==> flow/design.v <==
module half_addr(
    input a,
    input b,
    output sum,
    output carry  
);
assign sum = a ^ b;
assign carry = a & b;
endmodule
module full_addr(
    input a,
    input b,
    input cin,  
    output sum,
    output carry  
);
assign sum = a ^ b ^ cin;
assign carry = (a & b) | (cin & (a ^ b));
endmodule
module i4_addr(
    input  [3:0] a,           
    input  [3:0] b,           
    input        cin,         
    input        valid_in,    
    output [3:0] sum,         
    output       group_g,     
    output       group_p,     
    output       ready_out    
);
wire [3:0] g, p;
assign g = a & b;           
assign p = a | b;           
wire c1, c2, c3;
assign c1 = g[0] | (p[0] & cin);
assign c2 = g[1] | (p[1] & g[0]) | (p[1] & p[0] & cin);
assign c3 = g[2] | (p[2] & g[1]) | (p[2] & p[1] & g[0]) | (p[2] & p[1] & p[0] & cin);
assign group_g = g[3] | (p[3] & g[2]) | (p[3] & p[2] & g[1]) | (p[3] & p[2] & p[1] & g[0]);
assign group_p = p[3] & p[2] & p[1] & p[0];
assign sum[0] = a[0] ^ b[0] ^ cin;
assign sum[1] = a[1] ^ b[1] ^ c1;
assign sum[2] = a[2] ^ b[2] ^ c2;
assign sum[3] = a[3] ^ b[3] ^ c3;
reg ready_out_reg;
always @(*) begin
    if (valid_in) begin
        ready_out_reg = 1'b1;
    end else begin
        ready_out_reg = 1'b0;
    end
end
assign ready_out = ready_out_reg;
endmodule
module i8_addr(
    input  [7:0] a,           
    input  [7:0] b,           
    input        cin,         
    input        valid_in,    
    output [7:0] sum,         
    output       group_g,     
    output       group_p,     
    output       ready_out    
);
wire [3:0] a_low  = a[3:0];
wire [3:0] a_high = a[7:4];
wire [3:0] b_low  = b[3:0];
wire [3:0] b_high = b[7:4];
wire c4;                
wire g_low, p_low;      
wire g_high, p_high;    
wire ready_low, ready_high;
i4_addr cla_low(
    .a(a_low), .b(b_low), .cin(cin), .valid_in(valid_in),
    .sum(sum[3:0]), .group_g(g_low), .group_p(p_low), .ready_out(ready_low)
);
i4_addr cla_high(
    .a(a_high), .b(b_high), .cin(c4), .valid_in(valid_in),
    .sum(sum[7:4]), .group_g(g_high), .group_p(p_high), .ready_out(ready_high)
);
assign c4 = g_low | (p_low & cin);
assign group_g = g_high | (p_high & g_low);
assign group_p = p_high & p_low;
assign ready_out = ready_low & ready_high;
endmodule
module i16_add(
    input  [15:0] a,          
    input  [15:0] b,          
    input        valid_in,    
    output [15:0] sum,        
    output       carry_out,   
    output       ready_out    
);
wire [7:0] a_low  = a[7:0];   
wire [7:0] a_high = a[15:8];  
wire [7:0] b_low  = b[7:0];
wire [7:0] b_high = b[15:8];
wire c0, c8;                
wire g_low, p_low;          
wire g_high, p_high;        
wire ready_low, ready_high; 
assign c0 = 1'b0;           
i8_addr cla_low_8bit(
    .a(a_low), .b(b_low), .cin(c0), .valid_in(valid_in),
    .sum(sum[7:0]), .group_g(g_low), .group_p(p_low), .ready_out(ready_low)
);
i8_addr cla_high_8bit(
    .a(a_high), .b(b_high), .cin(c8), .valid_in(valid_in),
    .sum(sum[15:8]), .group_g(g_high), .group_p(p_high), .ready_out(ready_high)
);
assign c8 = g_low | (p_low & c0);                   
assign carry_out = g_high | (p_high & g_low) | (p_high & p_low & c0);  
assign ready_out = ready_low & ready_high;
endmodule
module i16_sub(
    input  [15:0] a,          
    input  [15:0] b,          
    input        valid_in,    
    output [15:0] diff,       
    output       borrow_out,  
    output       ready_out    
);
wire [15:0] b_neg = ~b;  
wire [7:0] a_low  = a[7:0];
wire [7:0] a_high = a[15:8];
wire [7:0] b_low  = b_neg[7:0];
wire [7:0] b_high = b_neg[15:8];
wire c0, c8;               
wire g_low, p_low;         
wire g_high, p_high;       
wire ready_low, ready_high;
wire carry_result;
assign c0 = 1'b1;           
i8_addr cla_low_8bit(
    .a(a_low), .b(b_low), .cin(c0), .valid_in(valid_in),
    .sum(diff[7:0]), .group_g(g_low), .group_p(p_low), .ready_out(ready_low)
);
i8_addr cla_high_8bit(
    .a(a_high), .b(b_high), .cin(c8), .valid_in(valid_in),
    .sum(diff[15:8]), .group_g(g_high), .group_p(p_high), .ready_out(ready_high)
);
assign c8 = g_low | (p_low & c0);
assign carry_result = g_high | (p_high & g_low) | (p_high & p_low & c0);
assign borrow_out = ~carry_result;
assign ready_out = ready_low & ready_high;
endmodule
module i16_mul(
    input signed [15:0] a,    
    input signed [15:0] b,    
    input        valid_in,
    output signed [15:0] prod,  
    output       ready_out
);
wire sign_a = a[15];
wire sign_b = b[15];
wire sign_res = sign_a ^ sign_b;
wire [15:0] abs_a = sign_a ? (~a + 1'b1) : a;
wire [15:0] abs_b = sign_b ? (~b + 1'b1) : b;
reg [15:0] abs_prod;
integer i;
always @(*) begin
    abs_prod = 16'd0;
    for(i = 0; i < 16; i = i + 1) begin
        if(abs_b[i]) begin
            abs_prod = abs_prod + (abs_a << i);
        end
    end
end
assign prod = sign_res ? (~abs_prod + 1'b1) : abs_prod;
assign ready_out = valid_in;
endmodule
module i16_div(
    input signed [15:0] a,    
    input signed [15:0] b,    
    input        valid_in,
    output signed [15:0] quot,  
    output       ready_out
);
wire sign_a = a[15];
wire sign_b = b[15];
wire sign_res = sign_a ^ sign_b;
wire [15:0] abs_a = sign_a ? (~a + 1'b1) : a;
wire [15:0] abs_b = sign_b ? (~b + 1'b1) : b;
reg [15:0] abs_quot;
reg [31:0] temp_r;  
integer i;
always @(*) begin
    temp_r = 32'd0;
    if (abs_b == 0) begin
        abs_quot = 16'hFFFF;  
    end else begin
        abs_quot = 16'd0;
        temp_r = 32'd0;
        for(i = 15; i >= 0; i = i - 1) begin
            temp_r = temp_r << 1;
            temp_r[0] = abs_a[i];  
            if(temp_r >= {16'd0, abs_b}) begin
                temp_r = temp_r - {16'd0, abs_b};
                abs_quot[i] = 1'b1;
            end
        end
    end
end
assign quot = sign_res ? (~abs_quot + 1'b1) : abs_quot;
assign ready_out = valid_in;
endmodule
module calc(
    input clk,  
    input rst_n,  
    input [7:0] num,
    input [2:0] op,
    input start,
    output reg [15:0] result,
    output reg [15:0] display_val,  
    output [2:0] led_op,  
    output reg stop
);
reg [15:0] local_result;
reg local_stop;
localparam ADD = 3'd6;
localparam SUB = 3'd5;
localparam MUL = 3'd4;
localparam DIV = 3'd1;
localparam ENT = 3'd2;
localparam CLR = 3'd3;
reg [15:0] a, b;
reg [2:0] local_op;
assign led_op = local_op;  
wire [15:0] res_add, res_sub, res_mul, res_div;
i16_add u_add(.a(a), .b(b), .valid_in(1'b1), .sum(res_add), .carry_out(), .ready_out());
i16_sub u_sub(.a(a), .b(b), .valid_in(1'b1), .diff(res_sub), .borrow_out(), .ready_out());
i16_mul u_mul(.a(a), .b(b), .valid_in(1'b1), .prod(res_mul), .ready_out());
i16_div u_div(.a(a), .b(b), .valid_in(1'b1), .quot(res_div), .ready_out());
localparam S_INPUT_A = 2'b00;
localparam S_INPUT_B = 2'b01;
reg [2:0] state;
always @(posedge clk) begin
	if (~rst_n) begin
    	local_stop <= 0;
        a <= 0;
        b <= 0;
        local_result <= 0;
        display_val <= 0;
        local_op <= 0;
        state <= S_INPUT_A;
    end else begin
        if (~start&local_stop) begin
        local_stop <= 0;
        end else if (start&~local_stop) begin
            case (state)
            S_INPUT_A: begin
                if (op == CLR) begin
                    a <= 0; b <= 0; display_val <= 0; local_result <= 0; local_op <= 0;
                end else if (op == ADD || op == SUB || op == MUL || op == DIV) begin
                    local_op <= op;
                    b <= 0;
                    state <= S_INPUT_B;
                end else if (op == 0) begin
                    a <= a * 16'd10 + {8'd0, num};
                    display_val <= a * 16'd10 + {8'd0, num};
                end
            end
            S_INPUT_B: begin
                if (op == CLR) begin
                    a <= 0; b <= 0; display_val <= 0; local_result <= 0; local_op <= 0;
                    state <= S_INPUT_A;
                end else if (op == ENT) begin
                    case (local_op)
                    ADD: begin local_result <= res_add; display_val <= res_add; end
                    SUB: begin local_result <= res_sub; display_val <= res_sub; end
                    DIV: begin local_result <= res_div; display_val <= res_div; end
                    MUL: begin local_result <= res_mul; display_val <= res_mul; end
                    endcase
                    a <= 0;
                    local_op <= 0;  
                    state <= S_INPUT_A;
                end else if (op == 0) begin
                    b <= b * 16'd10 + {8'd0, num};
                    display_val <= b * 16'd10 + {8'd0, num};
                end
            end
            endcase
            local_stop <= 1;
        end
    end
end
always @(posedge clk) begin
    result <= local_result;
    stop <= local_stop;
end
endmodule
Step by step through the tools: calc
Tool output for the design above, in the order of the flow. Line numbers count from 1 in the design file above. Operators: Yosys type, input widths -> output width; for muxes data width and select width s. Library cell names are shortened. The mark -- stands for no value.

Top module: calc. Clock: clk. Library: sky130hd. Library corner: tt_025C_1v80.

Word level
Source: Yosys, flattened and elaborated, memories not mapped. Widths are those after wreduce. Registers that Yosys merges into a memory's read port (data or address) are not register bits. Print and check cells do not count. Equal cells are merged and count once.

The entry for bits in registers reads 88.

For add/subtract/negate cells the number is 36. The entry for multipliers reads 2. The figure for $lt $le $gt $ge is 16. Equality and inequality tests: 23. Muxes and demuxes: 110. The figure for bitwise operators is 262. For reduce/logical cells the number is 14.

Operators with widths (count): $mux 31 (30); $mux 16 (35); $ge 32x16->1 (15); $sub 31x16->31 (14); $add 16x16->16 (15); $pmux 16 s2 (4); $and 1x1->1 (106); $mul 16x3->15 const B (2); $or 1x1->1 (69); $add 16x1->16 const B (4); $not 16->16 (4); $pmux 16 s4 (1); $xor 1x1->1 (62); $add 16x8->16 (2); $mux 1 (32); $and 4x4->4 (6); $or 4x4->4 (6); $reduce_and 6->1 (4); $eq 3x3->1 const B (6); $ne 3x3->1 const B (6); $mux 3 (6); $sub 1x16->17 (1); $ge 1x16->1 (1); $logic_not 16->1 (1); $pmux 3 s2 (2); $eq 3x1->1 const B (3); $ne 7x7->1 const B (1); $reduce_and 7->1 (1).

Not listed: further kinds 12, cells in them 24.

Longest topological paths
Yosys ltp: most cells in a row. Word level: on the elaborated netlist, between registers, memories and ports. Mapped: between sequential cells and ports; inverters and the memories' decode and read muxes count.

The entry for depth after elaboration reads 58. ABC_AREA: 0. For gate-level depth with buffers the number is 344. The figure for mapped depth without buffers is 308.

Netlist
Yosys stat after the flow's synthesis: flattened, memories mapped to cells. It holds for the ABC_AREA given above (unset counts as 0); a run with the other value may have another netlist.

Cell types: ha_1 (count 484, area in all 6.06E+03 um2); a21oi_1 (count 464, area in all 2.32E+03 um2); xnor2_1 (count 260, area in all 2.28E+03 um2); dfxtp_1 (count 87, area in all 1741.67 um2); o21ai_0 (count 321, area in all 1.61E+03 um2); nor2_1 (count 417, area in all 1.57E+03 um2); nand2_1 (count 360, area in all 1.35E+03 um2); inv_1 (count 299, area in all 1.12E+03 um2); xor2_1 (count 125, area in all 1094.8 um2); a21o_1 (count 125, area in all 938.4 um2); nand2b_1 (count 132, area in all 825.792 um2); fa_1 (count 38, area in all 760.73 um2); o21bai_1 (count 88, area in all 660.634 um2); nand3_1 (count 130, area in all 650.624 um2); mux2_2 (count 50, area in all 563.04 um2); mux2i_1 (count 53, area in all 530.509 um2); nor2b_1 (count 82, area in all 512.992 um2); nor3_1 (count 102, area in all 510.49 um2).

Not listed: further types 108, cells in them 1005.

The entry for mapped cells reads 4622. For synthesis area the number is 32555.0 um2. Sequential part of the area: 1741.7 um2. The figure for flip-flops is 87.

The figures by module come from a second, unflattened synthesis with its own total; it is not the netlist above.

The entry for cells (unflattened synthesis) reads 5406. Under area total of the unflattened synthesis stands 37777.5 um2.

Rows give one instance, submodules left out.

Modules: i16_div (instances 1, cells 3123, area 20907.6 um2, sequential area 0.0 um2); i16_mul (instances 1, cells 1167, area 8079.0 um2, sequential area 0.0 um2); calc (instances 1, cells 757, area 6143.4 um2, sequential area 1741.7 um2); i4_addr (instances 8, cells 40, area 304.0 um2, sequential area 0.0 um2); i8_addr (instances 4, cells 4, area 27.5 um2, sequential area 0.0 um2); i16_sub (instances 1, cells 20, area 87.6 um2, sequential area 0.0 um2); i16_add (instances 1, cells 3, area 17.5 um2, sequential area 0.0 um2).

Path before layout
OpenSTA on the mapped netlist: ideal clock, no wires. The path of least setup slack (recovery checks aside). Input and output delay are each 20% of the period. Register names are those of the netlist, which keeps one name where synthesis merged equal registers.

Path kind: register to register. Start: register b[0]. End: register display_val[4]. Period: 55000 ps. Arrival time: 60947 ps. The entry for path slack reads -6063 ps. For path delay the number is 61063 ps. The entry for driving pins on the path reads 331. The figure for buffers on the path is 42. Period reached after synthesis: 61063 ps.

"path delay" = arrival - input delay + setup time. "driving pins on the path": output pins that drive a net of the path, with the launching flip-flop's if there is one; two outputs of one cell count as two. "period reached after synthesis" = period - worst setup slack (recovery checks aside). The figure is calculated, with input and output delays left at 20% of the set period. The rows between start and end are the longest chain of elaborated cells between them; the timing report does not say that the signal goes this way. Where chains are equally long, one stands for them. A line is the first line of the expression or statement that the cell stems from. Yosys adds cells for indexed reads and writes and turns some case tables into memories. At most two assigning lines are given for a register; there are more.

Cell sequence: dfxtp_1 inv_1 ha_1 nand2_1 a21boi_2 clkinv_1 clkbuf_1 clkbuf_1 fa_1 nor2b_1 o31a_1 o22a_1 a311o_1 nor2_1 o21a_1 clkbuf_1 clkbuf_1 mux2i_1 [... 295 more ...] nor2b_1 o21ai_0 nand2b_1 a211oi_1 nand4_1 nor3_1 nand4_2 nor2_2 ha_1 a211o_1 o221ai_1 a222oi_1 nand2_1 nand2_1 nor2_1 o21ai_0 nand3_1 o211a_1. Under cells in the longest elaborated chain stands 58.

RTL lines, path after synthesis: start, declared (RTL line 224) `reg [15:0] a, b;`; start, assigned (RTL line 239) `b <= 0;`; start, assigned (RTL line 276) `b <= b * 16'd10 + {8'd0, num};`; $not 16->16 (RTL line 181) `wire [15:0] abs_b = sign_b ? (~b + 1'b1) : b;`; $add 16x1->16 (RTL line 181); $mux 16 (RTL line 181); $sub 1x16->17 (RTL line 196) `temp_r = temp_r - {16'd0, abs_b};`; $mux 31 (RTL line 195) `if(temp_r >= {16'd0, abs_b}) begin`; $mux 31 (RTL line 187) `if (abs_b == 0) begin`; $ge 32x16->1 (RTL line 195); [... 44 more ...]; $not 16->16 (RTL line 202) `assign quot = sign_res ? (~abs_quot + 1'b1) : abs_quot;`; $add 16x1->16 (RTL line 202); $mux 16 (RTL line 202); $pmux 16 s4 (RTL line 266) `case (local_op)`; $mux 16 (RTL line 265) `end else if (op == ENT) begin`; $mux 16 (RTL line 262) `if (op == CLR) begin`; $pmux 16 s2 (RTL line 248) `case (state)`; end, assigned (RTL line 258) `display_val <= a * 16'd10 + {8'd0, num};`; end, assigned (RTL line 267) `ADD: begin local_result <= res_add; display_val <= res_add; end`; end, declared (RTL line 212) `output reg [15:0] display_val,`.

Timing after layout
From the final timing report of job 1: the path of least setup slack in the routed layout; clock arrival at registers is part of the times. The path's times are printed in steps of 10 ps; the period is the one set.

Path kind: register to register. Start: register b[0]. End: register display_val[6]. Period: 55000 ps. Arrival time: 51180 ps. The entry for path slack reads 4110 ps. The entry for driving pins on the path reads 298. The figure for buffers on the path is 8.

The rows between start and end are the longest chain of elaborated cells between them; the timing report does not say that the signal goes this way. Where chains are equally long, one stands for them. At most two assigning lines are given for a register; there are more.

Cell sequence: dfxtp_4 inv_1 ha_2 or4b_4 o41ai_4 xnor2_2 o311ai_2 nor3_2 and3_1 ha_1 nor2b_2 o31a_1 o22a_1 a311o_1 nor2_2 o21a_1 buf_12 buf_6 [... 262 more ...] a21oi_1 nor2b_1 o21ai_0 nand2b_1 a211oi_2 nand4_1 nor3_2 nand4_2 buf_4 nor2_4 ha_4 a21oi_1 xor2_1 a21oi_1 o21ai_1 nor2_1 o311ai_1 o211a_1. Under cells in the longest elaborated chain stands 58.

RTL lines, path after layout: start, declared (RTL line 224) `reg [15:0] a, b;`; start, assigned (RTL line 239) `b <= 0;`; start, assigned (RTL line 276) `b <= b * 16'd10 + {8'd0, num};`; $not 16->16 (RTL line 181) `wire [15:0] abs_b = sign_b ? (~b + 1'b1) : b;`; $add 16x1->16 (RTL line 181); $mux 16 (RTL line 181); $sub 1x16->17 (RTL line 196) `temp_r = temp_r - {16'd0, abs_b};`; $mux 31 (RTL line 195) `if(temp_r >= {16'd0, abs_b}) begin`; $mux 31 (RTL line 187) `if (abs_b == 0) begin`; $ge 32x16->1 (RTL line 195); [... 44 more ...]; $not 16->16 (RTL line 202) `assign quot = sign_res ? (~abs_quot + 1'b1) : abs_quot;`; $add 16x1->16 (RTL line 202); $mux 16 (RTL line 202); $pmux 16 s4 (RTL line 266) `case (local_op)`; $mux 16 (RTL line 265) `end else if (op == ENT) begin`; $mux 16 (RTL line 262) `if (op == CLR) begin`; $pmux 16 s2 (RTL line 248) `case (state)`; end, assigned (RTL line 258) `display_val <= a * 16'd10 + {8'd0, num};`; end, assigned (RTL line 267) `ADD: begin local_result <= res_add; display_val <= res_add; end`; end, declared (RTL line 212) `output reg [15:0] display_val,`.

Stored flow runs of calc (3 of them; Yosys, OpenROAD, sky130hd). They differ in their settings and are not a sequence. Constraints: input delay and output delay 20% of the set period each, output load 0.01 pF. By "reached clock period" is meant the clock period of the run minus its worst setup slack. This is arithmetic on one report: input and output delays are still those of the set period (20% each). "worst path time" is the time allowed to the run's worst setup path (the clock period less input and output delay, where it has them) less its slack. Clock arrival times count: a late capture clock shortens it, a late launch clock lengthens it. "worst path time" is known to 10 ps.

Job 1 has these settings: CAP_MARGIN 40; CELL_PAD_IN_SITES_GLOBAL_PLACEMENT 3; CTS_CLUSTER_DIAMETER 84; HOLD_SLACK_MARGIN 0.03; period_ns 55.0; CORE_MARGIN 2; CORE_UTILIZATION 40; SLEW_MARGIN 20. The final worst hold slack stands at 353 ps. The die area reads 83685.8 um2. The total negative setup slack stands at 0 ps. The measured reached clock period is 50889 ps. The worst slack on setup checks is 4111 ps. The utilization of the finished layout stands at 46.5%. The synthesis area comes to 32555.0 um2. For the standard-cell area of the final layout the run shows 37419.6 um2. For the worst path time the run shows 50890 ps. Critical path kind: register to register.

Job 2 has these settings: CAP_MARGIN 0; CELL_PAD_IN_SITES_DETAIL_PLACEMENT 1; CELL_PAD_IN_SITES_GLOBAL_PLACEMENT 3; CORE_MARGIN 5; CORE_UTILIZATION 40; MAX_ROUTING_LAYER met5; MIN_ROUTING_LAYER met2; PLACE_DENSITY 0.6; TNS_END_PERCENT 15; period_ns 70.1; SLEW_MARGIN 20. The final worst hold slack stands at 361 ps. The die area reads 87193.2 um2. The total negative setup slack stands at 0 ps. The measured reached clock period is 64350 ps. The worst slack on setup checks is 5750 ps. The utilization of the finished layout stands at 43.2%. The synthesis area comes to 32555.0 um2. For the standard-cell area of the final layout the run shows 34868.4 um2. For the worst path time the run shows 64350 ps. Critical path kind: register to register.

Job 3 has these settings: CORE_MARGIN 3; CORE_UTILIZATION 54; HOLD_SLACK_MARGIN 0.11; SLEW_MARGIN 35; TNS_END_PERCENT 80; period_ns 43.8; CAP_MARGIN 20. The final worst hold slack stands at 354 ps. The die area reads 63269.9 um2. The total negative setup slack stands at -183392 ps. The measured reached clock period is 49899 ps. The worst slack on setup checks is -6099 ps. The utilization of the finished layout stands at 80.1%. The synthesis area comes to 32555.0 um2. For the standard-cell area of the final layout the run shows 47565.6 um2. For the worst path time the run shows 49900 ps. Critical path kind: register to register.
